==> flow/design.v <==
module rad4_exact(
    input [31:0] x,
    input [10:0] y,
    output [31:0] p
    );
    wire [2:0] sign_factor;
    wire [32:0] PP_2;
    wire [32:0] PP_1;
    wire [32:0] PP_0;
    wire [2:0] tmp1;
    wire [2:0] tmp0;
    assign tmp1 = {y[10],y[10:9]}; 
    assign tmp0 = {y[1:0],1'b0};
    rad4_BE2 PP2_gen(
        .x1(tmp1),
        .y(x),
        .sign_factor(sign_factor[2]),
        .PP(PP_2)
        );
    rad4_BE2 PP1_gen(
        .x1(y[3:1]),
        .y(x),
        .sign_factor(sign_factor[1]),
        .PP(PP_1)
        );
    rad4_BE2 PP0_gen(
        .x1(tmp0),
        .y(x),
        .sign_factor(sign_factor[0]),
        .PP(PP_0)
        );
    PP_add2 Final(
        .sign_factor(sign_factor),
        .PP_2(PP_2),
        .PP_1(PP_1),
        .PP_0(PP_0),
        .p(p)
        );
endmodule
module rad4_BE2(
    input [2:0] x1,
    input [31:0] y,
    output sign_factor,
    output [32:0] PP
    );
    wire one, two, sign;
    code2 encode2_block(
        .one(one),
        .two(two),
        .sign(sign),
        .y2(x1[2]),
        .y1(x1[1]),
        .y0(x1[0])
        );
    wire [32:0] tmp1_pp; 
    assign tmp1_pp = {y[31],y};  
    wire [33:0] out1;
    assign out1[0] = sign;
    genvar i;
    generate
        for ( i = 0; i < 33; i = i+1 )
            begin : pp_rad4_first 
            product2 pp_pr(tmp1_pp[i],out1[i],one,two,sign,PP[i],out1[i+1]);
            end
    endgenerate
    assign sign_factor = sign;
endmodule
module code2(one,two,sign,y2,y1,y0);  
	input y2,y1,y0;                     
	output one,two,sign;                
	wire [1:0]k;                        
	xor x1(one,y0,y1);                  
	xor x2(k[1],y2,y1);                 
	not n1(k[0],one);                   
	and a1(two,k[0],k[1]);              
	assign sign=y2;                     
endmodule   
module product2(x1,x0,one,two,sign,p,i);
	input x1,x0,sign,one,two;
	output p,i;
	wire [1:0] k;
	xor xo1(i,x1,sign);
	and a1(k[1],i,one);
	and a0(k[0],x0,two);
	or o1(p,k[1],k[0]);
endmodule
module sgn_gen2(one,two,sign,sign_factor);
    input sign,one,two;
    output sign_factor;
    wire k;
    or o1(k,one,two);
    and a1(sign_factor,sign,k);
endmodule
module PP_add2(
    input [2:0] sign_factor,
    input [32:0] PP_2,
    input [32:0] PP_1,
    input [32:0] PP_0,
    output [31:0] p
    );
    wire [2:0] E_MSB;
    assign E_MSB[0] = ~ PP_0[32];
    assign E_MSB[1] = ~ PP_1[32];
    assign E_MSB[2] = ~ PP_2[32];
    wire [36:0] sum00_FA;
    wire [36:0] carry00_FA;
    wire [36:0] tmp001_FA;
    wire [36:0] tmp002_FA;
    wire [36:0] tmp003_FA;
    assign tmp001_FA = {E_MSB[0],{3{PP_0[32]}},PP_0};
    assign tmp002_FA = {E_MSB[1],PP_1[32],PP_1,sign_factor[2],sign_factor[0]};
    assign tmp003_FA = {PP_2[26:0],{7{sign_factor[2]}},sign_factor[2],{2{sign_factor[2]}}};
    genvar i001;
    generate
        for (i001 = 0; i001 < 37; i001 = i001 + 1)
            begin : pp_FAd200
            FAd2 pp_FAd2(tmp001_FA[i001],tmp002_FA[i001], tmp003_FA[i001], carry00_FA[i001],sum00_FA[i001]);
            end
    endgenerate
    wire [4:0] sum00_HA;
    wire [4:0] carry00_HA;
    wire [4:0] tmp001_HA;
    wire [4:0] tmp002_HA;
    assign tmp001_HA = {5{1'b1}};
    assign tmp002_HA = {PP_2[31:27]};
    genvar i002;
    generate
        for (i002 = 0; i002 < 5; i002 = i002 + 1)
            begin : pp_HAd200
            HAd2 pp_HAd2(tmp001_HA[i002],tmp002_HA[i002],carry00_HA[i002],sum00_HA[i002]);
            end
    endgenerate
    wire [41:0] tmp_sum;
    wire [41:0] tmp_add1;
    wire [41:0] tmp_add2;
    assign tmp_add1 = {sum00_HA[5:0],sum00_FA};
    assign tmp_add2 = {carry00_HA[4:0],carry00_FA,sign_factor[2]}; 
    assign tmp_sum = tmp_add1 + tmp_add2;
    assign p = tmp_sum[41:10];
endmodule
module FAd2(a,b,c,cy,sm);
	input a,b,c;
	output cy,sm;
	wire x,y,z;
	xor x1(x,a,b);
	xor x2(sm,x,c);
	and a1(y,a,b);
	and a2(z,x,c);
	or o1(cy,y,z);
endmodule 
module HAd2(a,b,cy,sm);
	input a,b;
	output cy,sm;
	xor x1(sm,a,b);
	and a1(cy,a,b);
endmodule 
module rad4_odd(
    input [31:0] x,
    input [10:0] y,
    output [31:0] p
    );
    wire [2:0] sign_factor;
    wire [32:0] PP_2;
    wire [32:0] PP_1;
    wire [32:0] PP_0;
    wire [2:0] tmp;
    assign tmp = {y[6:5],1'b0};
    rad4_BE PP2_gen(
        .x1(y[10:8]),
        .y(x),
        .sign_factor(sign_factor[2]),
        .PP(PP_2)
        );
    rad4_BE PP1_gen(
        .x1(y[4:2]),
        .y(x),
        .sign_factor(sign_factor[1]),
        .PP(PP_1)
        );
    rad4_BE PP0_gen(
        .x1(y[2:0]),
        .y(x),
        .sign_factor(sign_factor[0]),
        .PP(PP_0)
        );
    PP_add Final(
        .sign_factor(sign_factor),
        .PP_2(PP_2),
        .PP_1(PP_1),
        .PP_0(PP_0),
        .p(p)
        );
endmodule
module rad4_BE(
    input [2:0] x1,
    input [31:0] y,
    output sign_factor,
    output [32:0] PP
    );
    wire one, two, sign;
    code encode_block(
        .one(one),
        .two(two),
        .sign(sign),
        .y2(x1[2]),
        .y1(x1[1]),
        .y0(x1[0])
        );
    wire [32:0] tmp1_pp; 
    assign tmp1_pp = {y[31],y};  
    wire [33:0] out1;
    assign out1[0] = sign;
    genvar i;
    generate
        for ( i = 0; i < 33; i = i+1 )
            begin : pp_rad4_first 
            product pp_pr(tmp1_pp[i],out1[i],one,two,sign,PP[i],out1[i+1]);
            end
    endgenerate
    sgn_gen sign_gen(one,two,sign,sign_factor);
endmodule
module code(one,two,sign,y2,y1,y0);  
	input y2,y1,y0;                     
	output one,two,sign;                
	wire [1:0]k;                        
	xor x1(one,y0,y1);                  
	xor x2(k[1],y2,y1);                 
	not n1(k[0],one);                   
	and a1(two,k[0],k[1]);              
	assign sign=y2;                     
endmodule   
module product(x1,x0,one,two,sign,p,i);
	input x1,x0,sign,one,two;
	output p,i;
	wire [1:0] k;
	xor xo1(i,x1,sign);
	and a1(k[1],i,one);
	and a0(k[0],x0,two);
	or o1(p,k[1],k[0]);
endmodule
module sgn_gen(one,two,sign,sign_factor);
    input sign,one,two;
    output sign_factor;
    wire k;
    or o1(k,one,two);
    and a1(sign_factor,sign,k);
endmodule
module PP_add(
    input [2:0] sign_factor,
    input [32:0] PP_2,
    input [32:0] PP_1,
    input [32:0] PP_0,
    output [31:0] p
    );
    wire [2:0] E_MSB;
    assign E_MSB[0] = ~ PP_0[32];
    assign E_MSB[1] = ~ PP_1[32];
    assign E_MSB[2] = ~ PP_2[32];
    wire [36:0] sum00_FA;
    wire [36:0] carry00_FA;
    wire [36:0] tmp001_FA;
    wire [36:0] tmp002_FA;
    wire [36:0] tmp003_FA;
    assign tmp001_FA = {E_MSB[0],{3{PP_0[32]}},PP_0};
    assign tmp002_FA = {E_MSB[1],PP_1[32],PP_1,sign_factor[2],sign_factor[0]};
    assign tmp003_FA = {PP_2[28:0],{5{sign_factor[2]}},sign_factor[2],{2{sign_factor[2]}}};
    genvar i001;
    generate
        for (i001 = 0; i001 < 37; i001 = i001 + 1)
            begin : pp_fad00
            FAd pp_fad(tmp001_FA[i001],tmp002_FA[i001], tmp003_FA[i001], carry00_FA[i001],sum00_FA[i001]);
            end
    endgenerate
    wire [4:0] sum00_HA;
    wire [4:0] carry00_HA;
    wire [4:0] tmp001_HA;
    wire [4:0] tmp002_HA;
    assign tmp001_HA = {5{1'b1}};
    assign tmp002_HA = {PP_2[32],PP_2[32:29]};
    genvar i002;
    generate
        for (i002 = 0; i002 < 5; i002 = i002 + 1)
            begin : pp_had00
            HAd pp_had(tmp001_HA[i002],tmp002_HA[i002],carry00_HA[i002],sum00_HA[i002]);
            end
    endgenerate
    wire [41:0] tmp_sum;
    wire [41:0] tmp_add1;
    wire [41:0] tmp_add2;
    assign tmp_add1 = {sum00_HA[4:0],sum00_FA,1'b0};  
    assign tmp_add2 = {carry00_HA[3:0],carry00_FA,1'b0,1'b0};  
    assign tmp_sum = tmp_add1 + tmp_add2;
    assign p = tmp_sum[41:10];
endmodule
module FAd(a,b,c,cy,sm);
	input a,b,c;
	output cy,sm;
	wire x,y,z;
	xor x1(x,a,b);
	xor x2(sm,x,c);
	and a1(y,a,b);
	and a2(z,x,c);
	or o1(cy,y,z);
endmodule 
module HAd(a,b,cy,sm);
	input a,b;
	output cy,sm;
	xor x1(sm,a,b);
	and a1(cy,a,b);
endmodule 
module rad4_odd_trunc(
    input [31:0] x,
    input [10:0] y,
    output [31:0] p
    );
    wire [2:0] sign_factor;
    wire [32:0] PP_2;
    wire [32:0] PP_1;
    wire [32:0] PP_0;
    wire [2:0] tmp;
    assign tmp = {y[6:5],1'b0};
    rad4_BE5 PP2_gen(
        .x1(y[10:8]),
        .y(x),
        .sign_factor(sign_factor[2]),
        .PP(PP_2)
        );
    rad4_BE5 PP1_gen(
        .x1(y[8:6]),
        .y(x),
        .sign_factor(sign_factor[1]),
        .PP(PP_1)
        );
    rad4_BE5 PP0_gen(
        .x1(tmp),
        .y(x),
        .sign_factor(sign_factor[0]),
        .PP(PP_0)
        );
    PP_add5 Final(
        .sign_factor(sign_factor),
        .PP_2(PP_2),
        .PP_1(PP_1),
        .PP_0(PP_0),
        .p(p)
        );
endmodule
module rad4_BE5(
    input [2:0] x1,
    input [31:0] y,
    output sign_factor,
    output [32:0] PP
    );
    wire one, two, sign;
    code5 encode5_block(
        .one(one),
        .two(two),
        .sign(sign),
        .y2(x1[2]),
        .y1(x1[1]),
        .y0(x1[0])
        );
    wire [32:0] tmp1_pp; 
    assign tmp1_pp = {y[31],y};  
    wire [33:0] out1;
    assign out1[0] = sign;
    genvar i;
    generate
        for ( i = 0; i < 33; i = i+1 )
            begin : pp_rad4_first 
            product5 pp_pr(tmp1_pp[i],out1[i],one,two,sign,PP[i],out1[i+1]);
            end
    endgenerate
    sgn_gen5 sign_gen(one,two,sign,sign_factor);
endmodule
module code5(one,two,sign,y2,y1,y0);  
	input y2,y1,y0;                     
	output one,two,sign;                
	wire [1:0]k;                        
	xor x1(one,y0,y1);                  
	xor x2(k[1],y2,y1);                 
	not n1(k[0],one);                   
	and a1(two,k[0],k[1]);              
	assign sign=y2;                     
endmodule   
module product5(x1,x0,one,two,sign,p,i);
	input x1,x0,sign,one,two;
	output p,i;
	wire [1:0] k;
	xor xo1(i,x1,sign);
	and a1(k[1],i,one);
	and a0(k[0],x0,two);
	or o1(p,k[1],k[0]);
endmodule
module sgn_gen5(one,two,sign,sign_factor);
    input sign,one,two;
    output sign_factor;
    wire k;
    or o1(k,one,two);
    and a1(sign_factor,sign,k);
endmodule
module PP_add5(
    input [2:0] sign_factor,
    input [32:0] PP_2,
    input [32:0] PP_1,
    input [32:0] PP_0,
    output [31:0] p
    );
    wire [34:0] sum00_FA;
    wire [34:0] carry00_FA;
    wire [34:0] tmp001_FA;
    wire [34:0] tmp002_FA;
    wire [34:0] tmp003_FA;
    assign tmp001_FA = {{5{PP_0[32]}},PP_0[32:4],PP_0[2]};
    assign tmp002_FA = {{3{PP_1[32]}},PP_1[32:2],PP_1[0]};
    assign tmp003_FA = {PP_2[32],PP_2,sign_factor[1]};
    genvar i001;
    generate
        for (i001 = 0; i001 < 35; i001 = i001 + 1)
            begin : pp_FAd500
            FAd5 pp_FAd5(tmp001_FA[i001],tmp002_FA[i001], tmp003_FA[i001], carry00_FA[i001],sum00_FA[i001]);
            end
    endgenerate
    wire sum00_HA;
    wire carry00_HA;
    HAd5 pp_HAd500(PP_0[3],PP_1[1],carry00_HA,sum00_HA);
    wire sum10_FA;
    wire carry10_FA;
    FAd5 pp_FAd510(sum00_FA[1],carry00_HA,sign_factor[2],carry10_FA,sum10_FA);
    wire [32:0] sum10_HA;
    wire [32:0] carry10_HA;
    wire [32:0] tmp011_HA;
    wire [32:0] tmp012_HA;
    assign tmp011_HA = {sum00_FA[34:2]};
    assign tmp012_HA = {carry00_FA[33:1]};
    genvar i002;
    generate
        for (i002 = 0; i002 < 33; i002 = i002 + 1)
            begin : pp_HAd510
            HAd5 pp_FAd5(tmp011_HA[i002],tmp012_HA[i002], carry10_HA[i002],sum10_HA[i002]);
            end
    endgenerate
    wire [42:0] tmp_sum;
    wire [42:0] tmp_add1;
    wire [42:0] tmp_add2;
    assign tmp_add1 = {sum10_HA,sum10_FA,sum00_HA,sum00_FA[0],PP_0[1:0],5'b0};
    assign tmp_add2 = {carry10_HA[31:0],carry10_FA,1'b0,carry00_FA[0],2'b0,sign_factor[0],5'b0}; 
    assign tmp_sum = tmp_add1 + tmp_add2;
    assign p = {tmp_sum[41:10]};
endmodule
module FAd5(a,b,c,cy,sm);
	input a,b,c;
	output cy,sm;
	wire x,y,z;
	xor x1(x,a,b);
	xor x2(sm,x,c);
	and a1(y,a,b);
	and a2(z,x,c);
	or o1(cy,y,z);
endmodule 
module HAd5(a,b,cy,sm);
	input a,b;
	output cy,sm;
	xor x1(sm,a,b);
	and a1(cy,a,b);
endmodule 
module rad4_odd_trunc1(
    input [31:0] x,
    input [10:0] y,
    output [31:0] p
    );
    wire [2:0] sign_factor;
    wire [32:0] PP_2;
    wire [32:0] PP_1;
    wire [32:0] PP_0;
    wire [2:0] tmp;
    assign tmp = {y[6:5],1'b0};
    rad4_BE4 PP2_gen(
        .x1(y[10:8]),
        .y(x),
        .sign_factor(sign_factor[2]),
        .PP(PP_2)
        );
    rad4_BE4 PP1_gen(
        .x1(y[8:6]),
        .y(x),
        .sign_factor(sign_factor[1]),
        .PP(PP_1)
        );
    rad4_BE4 PP0_gen(
        .x1(tmp),
        .y(x),
        .sign_factor(sign_factor[0]),
        .PP(PP_0)
        );
    PP_add4 Final(
        .sign_factor(sign_factor),
        .PP_2(PP_2),
        .PP_1(PP_1),
        .PP_0(PP_0),
        .p(p)
        );
endmodule
module rad4_BE4(
    input [2:0] x1,
    input [31:0] y,
    output sign_factor,
    output [32:0] PP
    );
    wire one, two, sign;
    code4 encode4_block(
        .one(one),
        .two(two),
        .sign(sign),
        .y2(x1[2]),
        .y1(x1[1]),
        .y0(x1[0])
        );
    wire [32:0] tmp1_pp; 
    assign tmp1_pp = {y[31],y};  
    wire [33:0] out1;
    assign out1[0] = sign;
    genvar i;
    generate
        for ( i = 0; i < 33; i = i+1 )
            begin : pp_rad4_first 
            product4 pp_pr(tmp1_pp[i],out1[i],one,two,sign,PP[i],out1[i+1]);
            end
    endgenerate
    sgn_gen4 sign_gen(one,two,sign,sign_factor);
endmodule
module code4(one,two,sign,y2,y1,y0);  
	input y2,y1,y0;                     
	output one,two,sign;                
	wire [1:0]k;                        
	xor x1(one,y0,y1);                  
	xor x2(k[1],y2,y1);                 
	not n1(k[0],one);                   
	and a1(two,k[0],k[1]);              
	assign sign=y2;                     
endmodule   
module product4(x1,x0,one,two,sign,p,i);
	input x1,x0,sign,one,two;
	output p,i;
	wire [1:0] k;
	xor xo1(i,x1,sign);
	and a1(k[1],i,one);
	and a0(k[0],x0,two);
	or o1(p,k[1],k[0]);
endmodule
module sgn_gen4(one,two,sign,sign_factor);
    input sign,one,two;
    output sign_factor;
    wire k;
    or o1(k,one,two);
    and a1(sign_factor,sign,k);
endmodule
module PP_add4(
    input [2:0] sign_factor,
    input [32:0] PP_2,
    input [32:0] PP_1,
    input [32:0] PP_0,
    output [31:0] p
    );
    wire [34:0] sum00_FA;
    wire [34:0] carry00_FA;
    wire [34:0] tmp001_FA;
    wire [34:0] tmp002_FA;
    wire [34:0] tmp003_FA;
    assign tmp001_FA = {{5{PP_0[32]}},PP_0[32:4],PP_0[2]};
    assign tmp002_FA = {{3{PP_1[32]}},PP_1[32:2],PP_1[0]};
    assign tmp003_FA = {PP_2[32],PP_2,sign_factor[1]};
    genvar i001;
    generate
        for (i001 = 0; i001 < 35; i001 = i001 + 1)
            begin : pp_FAd400
            FAd4 pp_FAd4(tmp001_FA[i001],tmp002_FA[i001], tmp003_FA[i001], carry00_FA[i001],sum00_FA[i001]);
            end
    endgenerate
    wire sum00_HA;
    wire carry00_HA;
    HAd4 pp_HAd400(PP_0[3],PP_1[1],carry00_HA,sum00_HA);
    wire sum10_FA;
    wire carry10_FA;
    FAd4 pp_FAd410(sum00_FA[1],carry00_HA,sign_factor[2],carry10_FA,sum10_FA);
    wire [32:0] sum10_HA;
    wire [32:0] carry10_HA;
    wire [32:0] tmp011_HA;
    wire [32:0] tmp012_HA;
    assign tmp011_HA = {sum00_FA[34:2]};
    assign tmp012_HA = {carry00_FA[33:1]};
    genvar i002;
    generate
        for (i002 = 0; i002 < 33; i002 = i002 + 1)
            begin : pp_HAd410
            HAd4 pp_FAd4(tmp011_HA[i002],tmp012_HA[i002], carry10_HA[i002],sum10_HA[i002]);
            end
    endgenerate
    wire [42:0] tmp_sum;
    wire [42:0] tmp_add1;
    wire [42:0] tmp_add2;
    assign tmp_add1 = {sum10_HA,sum10_FA,sum00_HA,sum00_FA[0],PP_0[1:0],5'b0};
    assign tmp_add2 = {carry10_HA[31:0],carry10_FA,1'b0,carry00_FA[0],2'b0,sign_factor[0],5'b0}; 
    assign tmp_sum = tmp_add1 + tmp_add2;
    assign p = {tmp_sum[41:10]};
endmodule
module FAd4(a,b,c,cy,sm);
	input a,b,c;
	output cy,sm;
	wire x,y,z;
	xor x1(x,a,b);
	xor x2(sm,x,c);
	and a1(y,a,b);
	and a2(z,x,c);
	or o1(cy,y,z);
endmodule 
module HAd4(a,b,cy,sm);
	input a,b;
	output cy,sm;
	xor x1(sm,a,b);
	and a1(cy,a,b);
endmodule 
module fos_exact_v1(
    input [31:0] x_in,
    input [10:0] a1,
    input clk,
    input reset,
    output [31:0] y_out);
    wire signed [31:0] Data_feedforward;
    wire signed [31:0] Data_feedback;
    wire signed [31:0] sum0;
    reg signed  [31:0] Samples_in1; 
    reg signed  [31:0] Samples_in2; 
    reg signed  [31:0] Samples_out; 
    assign Data_feedforward = {Samples_in2}; 
    assign y_out = Samples_in1 - Data_feedforward - Data_feedback; 
    rad4_odd_trunc mult(Samples_out,a1,Data_feedback);
   always @ (posedge clk) 
   if(reset == 1) begin
         Samples_in1 <= 0; 
         Samples_in2 <= 0; 
         Samples_out <= 0; 
      end 
   else begin 
      Samples_in1 <= x_in; 
      Samples_in2 <= Samples_in1; 
      Samples_out <= y_out; 
   end 
endmodule
module fos_exact_v2(
    input [31:0] x_in,
    input [10:0] a1,
    input clk,
    input reset,
    output [31:0] y_out);
    wire signed [31:0] Data_feedforward;
    wire signed [31:0] Data_feedback;
    wire signed [31:0] sum0;
    reg signed  [31:0] Samples_in1; 
    reg signed  [31:0] Samples_in2; 
    reg signed  [31:0] Samples_out; 
    assign Data_feedforward = {Samples_in2}; 
    assign y_out = Samples_in1 - Data_feedforward - Data_feedback; 
    rad4_exact mult(Samples_out,a1,Data_feedback);
   always @ (posedge clk) 
   if(reset == 1) begin
         Samples_in1 <= 0; 
         Samples_in2 <= 0; 
         Samples_out <= 0; 
      end 
   else begin 
      Samples_in1 <= x_in; 
      Samples_in2 <= Samples_in1; 
      Samples_out <= y_out; 
   end 
endmodule
module fos_exact_v3(
    input [31:0] x_in,
    input [10:0] a1,
    input [10:0] b1,
    input clk,
    input reset,
    output [31:0] y_out);
    wire signed [31:0] Data_feedforward;
    wire signed [31:0] Data_feedback;
    wire signed [31:0] sum0;
    reg signed  [31:0] Samples_in1; 
    reg signed  [31:0] Samples_in2; 
    reg signed  [31:0] Samples_out; 
    assign y_out = Samples_in1 + Data_feedforward - Data_feedback; 
    rad4_odd_trunc1 mult(Samples_out,a1,Data_feedback);
    rad4_odd_trunc1 mult1(Samples_in2,b1,Data_feedforward);                     
   always @ (posedge clk) 
   if(reset == 1) begin
         Samples_in1 <= 0; 
         Samples_in2 <= 0; 
         Samples_out <= 0; 
      end 
   else begin 
      Samples_in1 <= x_in; 
      Samples_in2 <= Samples_in1; 
      Samples_out <= y_out; 
   end 
endmodule
module fos_exact_v4(
    input [31:0] x_in,
    input [10:0] a1,
    input clk,
    input reset,
    output [31:0] y_out);
    wire signed [31:0] Data_feedforward;
    wire signed [31:0] Data_feedback;
    wire signed [31:0] sum0;
    reg signed  [31:0] Samples_in1; 
    reg signed  [31:0] Samples_in2; 
    reg signed  [31:0] Samples_out; 
    assign y_out = Samples_in1 - Data_feedback; 
    rad4_odd mult(Samples_out,a1,Data_feedback);
   always @ (posedge clk) 
   if(reset == 1) begin
         Samples_in1 <= 0; 
         Samples_in2 <= 0; 
         Samples_out <= 0; 
      end 
   else begin 
      Samples_in1 <= x_in; 
      Samples_in2 <= Samples_in1; 
      Samples_out <= y_out; 
   end 
endmodule
`timescale 1ns / 10ps
module a_filter_approx(
    input [31:0] x_in,
    input clk,
    input [5:0] reset,
    output [31:0] y_out);
    wire [10:0] a1_1;
    wire [10:0] a1_2;
    wire [10:0] a1_3;
    wire [10:0] a1_4;
    wire [10:0] b1;
    assign a1_1 = -11'sd192;
    assign a1_2 = -11'sd1021;
    assign a1_3 = -11'sd928;
    assign a1_4 = -11'sd1010;
    assign b1 = 11'sd307;
    wire [31:0] y_1;
    wire [31:0] y_2;
    wire [31:0] y_3;
    wire [31:0] y_4;
    wire [31:0] y_5;
    fos_exact_v4 first_stage(x_in,a1_4,clk,reset[0],y_1);
    fos_exact_v3 second_stage(y_1,a1_3,b1,clk,reset[1],y_2);
    fos_exact_v2 third_stage(y_2,a1_2,clk,reset[2],y_3);
    fos_exact_v2 fourth_stage(y_3,a1_2,clk,reset[3],y_4);
    fos_exact_v1 fifth_stage(y_4,a1_1,clk,reset[4],y_5);
    fos_exact_v1 sixth_stage(y_5,a1_1,clk,reset[5],y_out);
endmodule
Reports on a_filter_approx
Tool output for the design above before and after an edit, in the order of the flow.
Lines under "unedited" count in the file above, lines under "edited" in the edited file.
"difference" is "edited" less "unedited", of the values as shown; "relative change" is that difference over "unedited", in percent.
Operators: Yosys type, input widths -> output width; for muxes data width and select width s.
The mark -- stands for no value.

design
  top = a_filter_approx
  clock = clk
  standard-cell library = sky130hd
  corner = tt_025C_1v80

Edit of the RTL
Unified diff, file above to edited file.
The edit is scripted: it alters the design's behaviour and was not made to optimise anything.

begin of diff
@@ -692,10 +692,5 @@
     rad4_odd_trunc1 mult1(Samples_in2,b1,Data_feedforward);                     
    always @ (posedge clk) 
-   if(reset == 1) begin
-         Samples_in1 <= 0; 
-         Samples_in2 <= 0; 
-         Samples_out <= 0; 
-      end 
-   else begin 
+   begin 
       Samples_in1 <= x_in; 
       Samples_in2 <= Samples_in1; 
end of diff

Word-level counts
Yosys after proc, flatten, opt, wreduce and memory -nomap, before mapping. Enables and synchronous resets that opt folds into registers are not counted as muxes. Memory bits, and registers merged into a memory's read port (data or address), are not among the register bits. Print and check cells are not counted. Equal cells are merged and count once.

bit counts
  item                         unedited  edited  difference  relative change (%)
  flip-flop bits (word level)  544       544     0           0.00
  input port bits              39        39      0           0.00
  cells after elaboration      1416      1416    0           0.00

operators by class
  item                       unedited  edited  difference  relative change (%)
  add/subtract/negate cells  18        18      0           0.00
  bitwise operators          1381      1381    0           0.00

Operator kinds equal on both sides are left out: 9.

Longest topological paths
Depth = most cells in a row (Yosys ltp): at word level without a register or memory, in the mapped netlist without a sequential cell, where the memories' decode and read muxes count.

logic depth
  item                       unedited  edited  difference  relative change (%)
  depth in word-level cells  8         8       0           0.00
  ABC_AREA                   0         0       --          --
  mapped depth               31        29      -2          -6.45

Synthesis result
The flow's flattened synthesis, as Yosys stat reports it; memories are mapped. The netlist is that of the ABC_AREA named above (0 if unset); the other value can give another one.

synthesis totals
  item                            unedited  edited   difference  relative change (%)
  standard cells after synthesis  5048      5065     +17         +0.34
  chip area (Yosys) (µm²)         43758.2   44300.0  +541.8      +1.24
  sequential area (µm²)           10890.4   10890.4  0.0         0.00
  flip-flops                      544       544      0           0.00
  buffers                         71        74       +3          +4.23

cell types
  cell type                  unedited  edited  difference  relative change (%)
  sky130_fd_sc_hd__nor2_1    620       478     -142        -22.90
  sky130_fd_sc_hd__nor2b_1   141       174     +33         +23.40
  sky130_fd_sc_hd__o21ai_1   8         35      +27         +337.50
  sky130_fd_sc_hd__and2_1    16        41      +25         +156.25
  sky130_fd_sc_hd__o21ai_0   149       128     -21         -14.09
  sky130_fd_sc_hd__a21oi_1   298       312     +14         +4.70
  sky130_fd_sc_hd__o21bai_1  39        52      +13         +33.33
  sky130_fd_sc_hd__and3_1    30        43      +13         +43.33
  sky130_fd_sc_hd__or3_1     8         19      +11         +137.50
  sky130_fd_sc_hd__o211ai_1  17        27      +10         +58.82
  sky130_fd_sc_hd__o31ai_1   21        13      -8          -38.10
  sky130_fd_sc_hd__nor3b_1   6         14      +8          +133.33
  sky130_fd_sc_hd__inv_1     944       937     -7          -0.74
  sky130_fd_sc_hd__a31o_2    14        7       -7          -50.00
  sky130_fd_sc_hd__xnor2_1   216       222     +6          +2.78
  sky130_fd_sc_hd__nand3_1   60        66      +6          +10.00
  sky130_fd_sc_hd__a31o_1    0         6       +6          --
  sky130_fd_sc_hd__o21a_1    57        52      -5          -8.77

Cell types equal on both sides are left out: 16.
The list need not be complete.
By module: a second synthesis without flattening, with its own total; a netlist apart from the flattened one above.

unflattened totals
  item                                unedited  edited   difference  relative change (%)
  cells (unflattened synthesis)       6984      6882     -102        -1.46
  area (unflattened synthesis) (µm²)  63141.8   62562.5  -579.3      -0.92

Rows give one instance, submodules left out.

by module, unedited
  module           instances  cells  area (µm²)  seq. area (µm²)
  fos_exact_v1     2          610    5600.4      1921.8
  fos_exact_v2     2          597    5576.6      1921.8
  fos_exact_v3     1          648    5679.2      1921.8
  PP_add2          2          288    2085.8      0.0
  fos_exact_v4     1          406    3535.9      1281.2
  (no name shown)  198        2      17.5        0.0
  (no name shown)  198        2      17.5        0.0
  (no name shown)  198        2      17.5        0.0
  PP_add4          2          195    1435.1      0.0
  PP_add5          2          195    1435.1      0.0
  PP_add           1          249    1844.3      0.0
  (no name shown)  99         2      17.5        0.0
  FAd2             74         1      20.0        0.0
  FAd4             70         1      20.0        0.0

unedited: Modules not listed: 22.

by module, edited
  module           instances  cells  area (µm²)  seq. area (µm²)
  fos_exact_v2     2          625    5788.1      1921.8
  fos_exact_v1     2          610    5600.4      1921.8
  fos_exact_v3     1          490    4677.0      1921.8
  PP_add2          2          288    2085.8      0.0
  fos_exact_v4     1          406    3535.9      1281.2
  (no name shown)  198        2      17.5        0.0
  (no name shown)  198        2      17.5        0.0
  (no name shown)  198        2      17.5        0.0
  PP_add4          2          195    1435.1      0.0
  PP_add5          2          195    1435.1      0.0
  PP_add           1          249    1844.3      0.0
  (no name shown)  99         2      17.5        0.0
  FAd2             74         1      20.0        0.0
  FAd4             70         1      20.0        0.0

edited: Modules not listed: 22.

Worst setup path after synthesis
Path of least setup slack by OpenSTA after synthesis, without wires, with an ideal clock, recovery checks aside; 20% of the period is set as input and as output delay. Where synthesis merged equal registers, the netlist keeps one of their names.

timing post-synthesis
  item                           unedited                        edited                          difference  relative change (%)
  path kind                      register -> output              register -> output              --          --
  start point                    reg sixth_stage.Samples_out[5]  reg sixth_stage.Samples_out[4]  --          --
  end point                      out y_out[31]                   out y_out[28]                   --          --
  period (ns)                    10.0                            10.0                            0.0         0.00
  external output delay (ns)     2.000                           2.000                           0.000       0.00
  time at the first pin (ns)     0.000                           0.000                           0.000       --
  arrival time (ns)              5.288                           5.153                           -0.135      -2.55
  required time (ns)             8.000                           8.000                           0.000       0.00
  slack (ns)                     2.712                           2.847                           +0.135      --
  delay of the path (ns)         5.288                           5.153                           -0.135      -2.55
  stages on the path             26                              23                              -3          -11.54
  path buffers                   0                               0                               0           --
  synthesis period reached (ns)  7.288                           7.153                           -0.135      -1.85

"delay of the path" = arrival - input delay + setup time.
A path that ends at an output port has no setup time.
"stages on the path" counts driving pins, that of a launching flip-flop among them; a cell with two outputs on the path counts twice.
"synthesis period reached" = period - worst setup slack (recovery checks aside). The figure is calculated, with input and output delays left at 20% of the set period.
Between the ends stands the longest chain of elaborated cells between them, by number of cells; it is not shown to be the way that was timed. Of several equally long chains one is given.
A line is the first line of the expression or statement that the cell stems from. Yosys adds cells for indexed reads and writes and turns some case tables into memories.

between the ends, post-synthesis, unedited
  cells stage by stage = sky130_fd_sc_hd__dfxtp_1 > sky130_fd_sc_hd__inv_1 > sky130_fd_sc_hd__ha_1 > sky130_fd_sc_hd__ha_1 > sky130_fd_sc_hd__ha_1 > sky130_fd_sc_hd__a21oi_1 > sky130_fd_sc_hd__o21ai_1 > sky130_fd_sc_hd__o311a_1 > sky130_fd_sc_hd__o211ai_1 > sky130_fd_sc_hd__a21oi_1 > sky130_fd_sc_hd__a21o_1 > sky130_fd_sc_hd__a21oi_1 > sky130_fd_sc_hd__xnor2_1 > sky130_fd_sc_hd__fa_1 > sky130_fd_sc_hd__inv_1 > sky130_fd_sc_hd__ha_1 > sky130_fd_sc_hd__a21o_1 > sky130_fd_sc_hd__a21o_1 > sky130_fd_sc_hd__a21oi_1 > sky130_fd_sc_hd__o21ai_0 > sky130_fd_sc_hd__a41oi_1 > sky130_fd_sc_hd__inv_1 > sky130_fd_sc_hd__a211o_1 > sky130_fd_sc_hd__o211ai_1 > sky130_fd_sc_hd__a21oi_1 > sky130_fd_sc_hd__xnor3_1
  cells in the longest elaborated chain = 5

RTL lines, path post-synthesis, unedited
  item            RTL line  text
  from (decl)     634       reg signed  [31:0] Samples_out;
  from (assign)   642       Samples_out <= 0;
  from (assign)   647       Samples_out <= y_out;
  $not 1->1       --
  $xor 1x1->1     455       xor x1(x,a,b);
  $xor 1x1->1     464       xor x1(sm,a,b);
  $add 40x40->41  448       assign tmp_sum = tmp_add1 + tmp_add2;
  $sub 32x31->32  636       assign y_out = Samples_in1 - Data_feedforward - Data_feedback;
  to (decl)       736       output [31:0] y_out);

between the ends, post-synthesis, edited
  cells stage by stage = sky130_fd_sc_hd__dfxtp_1 > sky130_fd_sc_hd__inv_1 > sky130_fd_sc_hd__ha_1 > sky130_fd_sc_hd__ha_1 > sky130_fd_sc_hd__ha_1 > sky130_fd_sc_hd__nand3_1 > sky130_fd_sc_hd__o21ai_1 > sky130_fd_sc_hd__a21oi_1 > sky130_fd_sc_hd__a211o_1 > sky130_fd_sc_hd__a2111oi_1 > sky130_fd_sc_hd__nor2_1 > sky130_fd_sc_hd__a221oi_2 > sky130_fd_sc_hd__a31oi_1 > sky130_fd_sc_hd__xor2_1 > sky130_fd_sc_hd__fa_1 > sky130_fd_sc_hd__ha_1 > sky130_fd_sc_hd__nand3_1 > sky130_fd_sc_hd__or4_1 > sky130_fd_sc_hd__o32ai_1 > sky130_fd_sc_hd__o41ai_2 > sky130_fd_sc_hd__o211ai_1 > sky130_fd_sc_hd__o211ai_1 > sky130_fd_sc_hd__xnor2_1
  cells in the longest elaborated chain = 5

RTL lines, path post-synthesis, edited
  item            RTL line  text
  from (decl)     634       reg signed  [31:0] Samples_out;
  from (assign)   642       Samples_out <= 0;
  from (assign)   647       Samples_out <= y_out;
  $not 1->1       --
  $xor 1x1->1     455       xor x1(x,a,b);
  $xor 1x1->1     464       xor x1(sm,a,b);
  $add 40x40->41  448       assign tmp_sum = tmp_add1 + tmp_add2;
  $sub 32x31->32  636       assign y_out = Samples_in1 - Data_feedforward - Data_feedback;
  to (decl)       731       output [31:0] y_out);

Timing after layout
Path of least setup slack in the final report of each run of set A (OpenROAD, finished layout, wires in). Where an end is a register, its clock arrival counts in the times.

timing post-layout
  item                        unedited                        edited                          difference  relative change (%)
  path kind                   register -> output              register -> output              --          --
  start point                 reg sixth_stage.Samples_out[5]  reg sixth_stage.Samples_out[4]  --          --
  end point                   out y_out[31]                   out y_out[30]                   --          --
  period (ns)                 9.35                            9.35                            0.00        0.00
  external output delay (ns)  1.87                            1.87                            0.00        0.00
  time at the first pin (ns)  0.60                            0.60                            0.00        0.00
  arrival time (ns)           7.05                            6.90                            -0.15       -2.13
  required time (ns)          7.48                            7.48                            0.00        0.00
  slack (ns)                  0.43                            0.58                            +0.15       --
  stages on the path          27                              24                              -3          -11.11
  path buffers                1                               1                               0           0.00

Between the ends stands the longest chain of elaborated cells between them, by number of cells; it is not shown to be the way that was timed. Of several equally long chains one is given.

between the ends, post-layout, unedited
  cells stage by stage = sky130_fd_sc_hd__dfxtp_1 > sky130_fd_sc_hd__inv_1 > sky130_fd_sc_hd__ha_1 > sky130_fd_sc_hd__ha_1 > sky130_fd_sc_hd__ha_1 > sky130_fd_sc_hd__a21oi_1 > sky130_fd_sc_hd__o21ai_1 > sky130_fd_sc_hd__o311a_1 > sky130_fd_sc_hd__o211ai_1 > sky130_fd_sc_hd__a21oi_2 > sky130_fd_sc_hd__a21o_1 > sky130_fd_sc_hd__a21oi_1 > sky130_fd_sc_hd__xnor2_1 > sky130_fd_sc_hd__fa_1 > sky130_fd_sc_hd__inv_1 > sky130_fd_sc_hd__ha_1 > sky130_fd_sc_hd__a21o_1 > sky130_fd_sc_hd__a21o_1 > sky130_fd_sc_hd__a21oi_1 > sky130_fd_sc_hd__o21ai_0 > sky130_fd_sc_hd__a41oi_1 > sky130_fd_sc_hd__inv_1 > sky130_fd_sc_hd__a211o_1 > sky130_fd_sc_hd__o211ai_1 > sky130_fd_sc_hd__a21oi_1 > sky130_fd_sc_hd__xnor3_1 > sky130_fd_sc_hd__clkdlybuf4s50_1
  cells in the longest elaborated chain = 5

RTL lines, path post-layout, unedited
  item            RTL line  text
  from (decl)     634       reg signed  [31:0] Samples_out;
  from (assign)   642       Samples_out <= 0;
  from (assign)   647       Samples_out <= y_out;
  $not 1->1       --
  $xor 1x1->1     455       xor x1(x,a,b);
  $xor 1x1->1     464       xor x1(sm,a,b);
  $add 40x40->41  448       assign tmp_sum = tmp_add1 + tmp_add2;
  $sub 32x31->32  636       assign y_out = Samples_in1 - Data_feedforward - Data_feedback;
  to (decl)       736       output [31:0] y_out);

between the ends, post-layout, edited
  cells stage by stage = sky130_fd_sc_hd__dfxtp_1 > sky130_fd_sc_hd__inv_1 > sky130_fd_sc_hd__ha_1 > sky130_fd_sc_hd__ha_1 > sky130_fd_sc_hd__ha_1 > sky130_fd_sc_hd__nand3_1 > sky130_fd_sc_hd__o21ai_1 > sky130_fd_sc_hd__a21oi_1 > sky130_fd_sc_hd__a211o_1 > sky130_fd_sc_hd__a2111oi_2 > sky130_fd_sc_hd__nor2_1 > sky130_fd_sc_hd__a221oi_2 > sky130_fd_sc_hd__a31oi_1 > sky130_fd_sc_hd__xor2_1 > sky130_fd_sc_hd__fa_1 > sky130_fd_sc_hd__ha_1 > sky130_fd_sc_hd__nand3_1 > sky130_fd_sc_hd__or4_1 > sky130_fd_sc_hd__o32ai_1 > sky130_fd_sc_hd__o41ai_2 > sky130_fd_sc_hd__o2111ai_1 > sky130_fd_sc_hd__nand2_1 > sky130_fd_sc_hd__xnor2_1 > sky130_fd_sc_hd__clkdlybuf4s50_1
  cells in the longest elaborated chain = 5

RTL lines, path post-layout, edited
  item            RTL line  text
  from (decl)     634       reg signed  [31:0] Samples_out;
  from (assign)   642       Samples_out <= 0;
  from (assign)   647       Samples_out <= y_out;
  $not 1->1       --
  $xor 1x1->1     455       xor x1(x,a,b);
  $xor 1x1->1     464       xor x1(sm,a,b);
  $add 40x40->41  448       assign tmp_sum = tmp_add1 + tmp_add2;
  $sub 32x31->32  636       assign y_out = Samples_in1 - Data_feedforward - Data_feedback;
  to (decl)       731       output [31:0] y_out);

Flow runs
Runs of the flow (Yosys, OpenROAD) on both versions; the two runs of a pair have the same settings. The constraints put input and output delay at 20% of the set period each and load the outputs with 0.01 pF.

flow settings, set A
  CORE_UTILIZATION = 40
  period_ns = 9.35
  CAP_MARGIN = 20
  CORE_MARGIN = 2
  SLEW_MARGIN = 20

final reports, set A
  item                                          unedited  edited    difference  relative change (%)
  synthesized cell area (µm²)                   43758.2   44300.0   +541.8      +1.24
  die size (µm²)                                112058.0  113428.0  +1370.0     +1.22
  standard-cell area of the final layout (µm²)  48216.2   48840.6   +624.4      +1.30
  utilization (%)                               44.4      44.3      -0.1        --
  worst setup slack after layout (ns)           0.426     0.579     +0.153      --
  sum of negative setup slack (ns)              0.000     0.000     0.000       --
  post-route worst hold slack (ns)              0.452     0.342     -0.110      --
  achieved clock period (ns)                    8.924     8.771     -0.153      -1.71

flow settings, set B
  CAP_MARGIN = 35
  CORE_UTILIZATION = 25
  CTS_CLUSTER_SIZE = 37
  GPL_TIMING_DRIVEN = 0
  MIN_ROUTING_LAYER = met1
  PLACE_DENSITY = 0.75
  period_ns = 11.9
  CORE_MARGIN = 2
  SLEW_MARGIN = 20

final reports, set B
  item                                          unedited  edited    difference  relative change (%)
  synthesized cell area (µm²)                   43758.2   44300.0   +541.8      +1.24
  die size (µm²)                                178396.0  180583.0  +2187.0     +1.23
  standard-cell area of the final layout (µm²)  49167.2   49663.9   +496.7      +1.01
  utilization (%)                               28.3      28.2      -0.1        --
  worst setup slack after layout (ns)           2.237     2.390     +0.153      --
  sum of negative setup slack (ns)              0.000     0.000     0.000       --
  post-route worst hold slack (ns)              0.432     0.344     -0.088      --
  achieved clock period (ns)                    9.663     9.510     -0.153      -1.58

"achieved clock period": clock period set for the run, less the worst setup slack. It is reckoned from that one timing run; input and output delays stay at 20% of the period that was set.
